==> flow/design.v <==
module ALU (A, B, ALU_Sel, ALU_Out, Carryout, Overflow);
parameter ADD  = 0;
parameter SUB  = 1;
parameter MUL_HIGH = 2;
parameter MUL_LOW = 3;
input [31:0] A;
input [31:0] B;
input [3:0] ALU_Sel;
output [31:0] ALU_Out;
output Carryout;
output Overflow;
reg[31:0] ALU_32Result;
reg[63:0] ALU_64Result;
always @(*)
begin
    ALU_32Result = 32'h00000000;
    ALU_64Result = 64'h0000000000000000;
    case(ALU_Sel)
        ADD:        ALU_32Result = A + B;
        SUB:        ALU_32Result = A - B;
        MUL_HIGH:	ALU_64Result = A * B;
        MUL_LOW:	ALU_64Result = A * B;
        default:
        begin
            ALU_32Result = 32'h00000000;
            ALU_64Result = 64'h0000000000000000;
        end
    endcase
end
assign ALU_Out = (ALU_Sel == MUL_LOW)? ALU_64Result[31:0]: (ALU_Sel == MUL_HIGH)? ALU_64Result[63:32]:ALU_32Result[31:0];
assign Carryout = 1'b0;
assign Overflow = 1'b0;
endmodule
module alu_top (
    input             clk,
    input      [31:0] A,
    input      [31:0] B,
    input      [3:0]  ALU_Sel,
    output reg [31:0] ALU_Out,
    output reg        Carryout,
    output reg        Overflow
);
reg [31:0] a_q, b_q;
reg [3:0]  sel_q;
wire [31:0] out_d;
wire        carry_d, ovf_d;
ALU u_alu (
    .A(a_q), .B(b_q), .ALU_Sel(sel_q),
    .ALU_Out(out_d), .Carryout(carry_d), .Overflow(ovf_d)
);
always @(posedge clk) begin
    a_q      <= A;
    b_q      <= B;
    sel_q    <= ALU_Sel;
    ALU_Out  <= out_d;
    Carryout <= carry_d;
    Overflow <= ovf_d;
end
endmodule
Reports on alu_top:

The steps from the RTL of alu_top to its reports follow in flow order.
Line numbers count from 1 in the design file above.
Cell names lack the library's common part.
The mark - stands for no value.

* top: alu_top
* clock: clk
* cell library: sky130hd
* library corner: tt_025C_1v80

After elaboration:

Counts by Yosys on the flattened word-level netlist (proc, flatten, opt, wreduce; memories kept). Register bits leave out memories and registers merged into their read ports (data or address); mux counts leave out enables and synchronous resets folded into registers. Print and check cells are left out. Cells with the same type and inputs are merged into one.

* output and inout bits: 34
* bits in registers: 100

* add/subtract/negate cells: 2
* muxes and demuxes: 3
* eq/ne operators: 3
* reduce/logical cells: 1
* multipliers: 1

Operators with widths (number)
* multiplier 32 x 32 -> 64 bit: 1
* case mux 32 bit (select 2 bit): 1
* two-way mux 32 bit: 2
* adder 32 bit: 1
* subtractor 32 bit: 1
* equality test 4 x 2 -> 1 bit (second input constant): 2
* equality test 4 x 1 -> 1 bit (second input constant): 1
* logical NOT 4 bit: 1

Depth:

Longest topological path by Yosys (ltp), each cell counted once; first at word level (registers and memories cut), then after technology mapping (sequential cells cut; the memories' decode and read muxes count).

* word-level depth: 4
* ABC_AREA: 0
* mapped depth: 30
* mapped depth without buffers: 27

After synthesis:

The flow's flattened synthesis, as Yosys stat reports it; memories are mapped. The netlist is that of the ABC_AREA named above (0 if unset); the other value can give another one.

Cell types
* fa_1: number 897, area in all 1.8E+04 µm²
* ha_1: number 296, area in all 3.7E+03 µm²
* and2_1: number 580, area in all 3628.48 µm²
* inv_1: number 899, area in all 3.37E+03 µm²
* dfxtp_1: number 100, area in all 2001.92 µm²
* nand2_1: number 524, area in all 1.97E+03 µm²
* clkbuf_1: number 254, area in all 953.414 µm²
* a21oi_1: number 115, area in all 575.552 µm²
* xnor2_1: number 58, area in all 507.987 µm²
* xor2_1: number 49, area in all 429.162 µm²
* o21ai_0: number 69, area in all 345.331 µm²
* a21o_1: number 45, area in all 337.824 µm²
* nor2_1: number 58, area in all 217.709 µm²
* a22oi_1: number 22, area in all 165.158 µm²
* nand4_1: number 25, area in all 156.4 µm²
* o21bai_1: number 18, area in all 135.13 µm²
* and3_1: number 18, area in all 112.608 µm²
* mux2i_1: number 11, area in all 110.106 µm²

Not listed: further types 56, cells in them 219.

* mapped cells: 4257
* synthesis area: 38300.5 µm²
* flip-flops: 100
* buffers: 263

By module: a second synthesis without flattening, with its own total; a netlist apart from the flattened one above.

* cells (unflattened synthesis): 4282
* area (unflattened synthesis): 38463.1 µm²

Each row is one instance without its submodules.

By module
* ALU: cells 4180, area 36421.2 µm², times used 1
* alu_top: cells 102, area 2042.0 µm², times used 1

Path before layout:

Source: OpenSTA report_checks on the synthesized netlist (no wires, ideal clock, input and output delay 20% of the period each), path of least setup slack; recovery checks are left aside. Register names are those of the netlist, which keeps one name where synthesis merged equal registers.

* kind: reg2reg
* start: reg b_q[8]
* end: reg ALU_Out[31]
* delay of the path: 7.438 ns
* library setup time: 0.134 ns
* time at the first pin: 0.000 ns
* setup slack: 1.562 ns
* data arrival time: 7.304 ns
* buffers on the path: 3
* stages: 28
* clock period: 9.0 ns
* period reached after synthesis: 7.438 ns

"delay of the path" is the arrival time less input delay plus setup time.
"stages": output pins that drive a net of the path, with the launching flip-flop's if there is one; two outputs of one cell count as two.
"period reached after synthesis" = period - worst setup slack (recovery checks aside). The figure is calculated, with input and output delays left at 20% of the set period.
Between the ends stands the longest chain of elaborated cells between them, by number of cells; it is not shown to be the way that was timed. Of several equally long chains one is given.
Each line given opens the expression or statement behind the cell; cells for indexed reads and writes are added by Yosys, which also makes memories of some case tables.

* path through: dfxtp_1 > clkbuf_1 > buf_1 > nand2_1 > fa_1 > inv_1 > fa_1 > inv_1 > fa_1 > inv_1 > fa_1 > fa_1 > inv_1 > fa_1 > fa_1 > fa_1 > inv_1 > ha_1 > clkbuf_1 > a21oi_1 > o21ai_0 > a221oi_1 > o21ai_0 > a21oi_1 > o31ai_1 > a31o_2 > nor4b_1 > or4_1
* cells in the longest elaborated chain: 4
* elaborated cells on any way between the ends: 6
* classes of those cells: 2 x add/sub; 1 x mul; 3 x mux

RTL lines, path after synthesis
* start, declared: RTL line 43 `reg [31:0] a_q, b_q;`
* start, assigned: RTL line 53 `b_q      <= B;`
* subtractor 32 bit: RTL line 20 `SUB:        ALU_32Result = A - B;`
* case mux 32 bit (select 2 bit): RTL line 18 `case(ALU_Sel)`
* two-way mux 32 bit x2: RTL line 30 `assign ALU_Out = (ALU_Sel == MUL_LOW)? ALU_64Result[31:0]: (ALU_Sel == MUL_HIGH)? ALU_64Result[63:32]:ALU_32Re ...`
* end, assigned: RTL line 55 `ALU_Out  <= out_d;`
* end, declared: RTL line 39 `output reg [31:0] ALU_Out,`

Timing after layout:

From the final timing report of job 2: the path of least setup slack in the routed layout; clock arrival at registers is part of the times.

* kind: reg2reg
* start: reg b_q[10]
* end: reg ALU_Out[31]
* buffers on the path: 1
* clock period: 10.2 ns
* library setup time: 0.11 ns
* time at the first pin: 0.44 ns
* setup slack: 1.52 ns
* data arrival time: 9.02 ns
* stages: 25

Between the ends stands the longest chain of elaborated cells between them, by number of cells; it is not shown to be the way that was timed. Of several equally long chains one is given.

* path through: dfxtp_4 > buf_4 > and2_1 > fa_1 > fa_1 > inv_1 > fa_1 > inv_1 > fa_1 > inv_1 > fa_1 > fa_1 > fa_1 > fa_1 > inv_1 > ha_1 > a21oi_1 > o21ai_0 > a221oi_2 > o21ai_0 > a21oi_1 > o31ai_1 > a31o_2 > nor4b_1 > or4_1
* cells in the longest elaborated chain: 4
* elaborated cells on any way between the ends: 6
* classes of those cells: 2 x add/sub; 1 x mul; 3 x mux

RTL lines, path after layout
* start, declared: RTL line 43 `reg [31:0] a_q, b_q;`
* start, assigned: RTL line 53 `b_q      <= B;`
* subtractor 32 bit: RTL line 20 `SUB:        ALU_32Result = A - B;`
* case mux 32 bit (select 2 bit): RTL line 18 `case(ALU_Sel)`
* two-way mux 32 bit x2: RTL line 30 `assign ALU_Out = (ALU_Sel == MUL_LOW)? ALU_64Result[31:0]: (ALU_Sel == MUL_HIGH)? ALU_64Result[63:32]:ALU_32Re ...`
* end, assigned: RTL line 55 `ALU_Out  <= out_d;`
* end, declared: RTL line 39 `output reg [31:0] ALU_Out,`

Lab notebook: alu_top

Top module alu_top; platform sky130hd; tools Yosys and OpenROAD; 6 stored runs in no particular order. Input and output delays are each 20% of the period that was set; the output load is 0.01 pF.
"achieved period" means the clock period less the worst setup slack. The figure is calculated, with input and output delays left at 20% of the set period.

### Job 1

Settings: `CAP_MARGIN=15`, `CELL_PAD_IN_SITES_DETAIL_PLACEMENT=2`, `CORE_ASPECT_RATIO=1.03`, `CORE_UTILIZATION=33`, `GPL_ROUTABILITY_DRIVEN=1`, `GPL_TIMING_DRIVEN=1`, `MAX_ROUTING_LAYER=met5`, `MIN_ROUTING_LAYER=met1`, `PLACE_DENSITY=0.55`, `SETUP_SLACK_MARGIN=1.31`, `SLEW_MARGIN=0`, `TNS_END_PERCENT=50`, `period_ns=6.22`, `CORE_MARGIN=2`

Incomplete, routing halted on GRT-0232.

### Job 2

Settings: `CAP_MARGIN=15`, `CELL_PAD_IN_SITES_DETAIL_PLACEMENT=2`, `CORE_ASPECT_RATIO=1.03`, `CORE_UTILIZATION=33`, `GPL_ROUTABILITY_DRIVEN=1`, `GPL_TIMING_DRIVEN=1`, `HOLD_SLACK_MARGIN=0.01`, `MAX_ROUTING_LAYER=met5`, `MIN_ROUTING_LAYER=met1`, `PLACE_DENSITY=0.55`, `SETUP_SLACK_MARGIN=1.31`, `SLEW_MARGIN=20`, `TNS_END_PERCENT=50`, `period_ns=10.2`, `CORE_MARGIN=2`

- Die outline area: 118803.0 µm²
- Lowest setup slack: 1.520 ns
- Utilization after routing: 35.8 %
- Summed negative setup slack: 0.000 ns
- Achieved period: 8.680 ns
- Cell area after synthesis: 38300.5 µm²

### Job 3

Settings: `CELL_PAD_IN_SITES_DETAIL_PLACEMENT=1`, `CELL_PAD_IN_SITES_GLOBAL_PLACEMENT=1`, `CORE_ASPECT_RATIO=1.56`, `CORE_UTILIZATION=35`, `CTS_CLUSTER_SIZE=42`, `GPL_TIMING_DRIVEN=1`, `MAX_ROUTING_LAYER=met5`, `MIN_ROUTING_LAYER=met1`, `PLACE_DENSITY_LB_ADDON=0.09`, `SLEW_MARGIN=5`, `period_ns=15.5`, `CAP_MARGIN=20`, `CORE_MARGIN=2`

- Die outline area: 112158.0 µm²
- Lowest setup slack: 6.649 ns
- Utilization after routing: 37.7 %
- Summed negative setup slack: 0.000 ns
- Achieved period: 8.851 ns
- Cell area after synthesis: 38300.5 µm²

### Job 4

Settings: `CELL_PAD_IN_SITES_DETAIL_PLACEMENT=2`, `CELL_PAD_IN_SITES_GLOBAL_PLACEMENT=2`, `CORE_UTILIZATION=29`, `MAX_ROUTING_LAYER=met5`, `PLACE_DENSITY_LB_ADDON=0.15`, `SLEW_MARGIN=20`, `TNS_END_PERCENT=95`, `period_ns=13.7`, `CAP_MARGIN=20`, `CORE_MARGIN=2`

- Die outline area: 134994.0 µm²
- Lowest setup slack: 4.908 ns
- Utilization after routing: 31.5 %
- Summed negative setup slack: 0.000 ns
- Achieved period: 8.792 ns
- Cell area after synthesis: 38300.5 µm²

### Job 5

Settings: `CTS_CLUSTER_SIZE=27`, `GPL_ROUTABILITY_DRIVEN=0`, `HOLD_SLACK_MARGIN=0.06`, `MAX_ROUTING_LAYER=met4`, `PLACE_DENSITY=0.74`, `period_ns=9.0`, `CAP_MARGIN=20`, `CORE_MARGIN=2`, `CORE_UTILIZATION=40`, `SLEW_MARGIN=20`

- Die outline area: 98241.5 µm²
- Lowest setup slack: 0.473 ns
- Utilization after routing: 43.2 %
- Summed negative setup slack: 0.000 ns
- Achieved period: 8.527 ns
- Cell area after synthesis: 38300.5 µm²

### Job 6

Settings: `CAP_MARGIN=15`, `CELL_PAD_IN_SITES_DETAIL_PLACEMENT=2`, `CORE_ASPECT_RATIO=1.03`, `CORE_UTILIZATION=55`, `GPL_ROUTABILITY_DRIVEN=1`, `GPL_TIMING_DRIVEN=1`, `MAX_ROUTING_LAYER=met5`, `MIN_ROUTING_LAYER=met1`, `PLACE_DENSITY=0.55`, `SETUP_SLACK_MARGIN=1.31`, `SLEW_MARGIN=20`, `TNS_END_PERCENT=50`, `period_ns=10.2`, `CORE_MARGIN=2`

Incomplete, placement halted on DPL-0033.
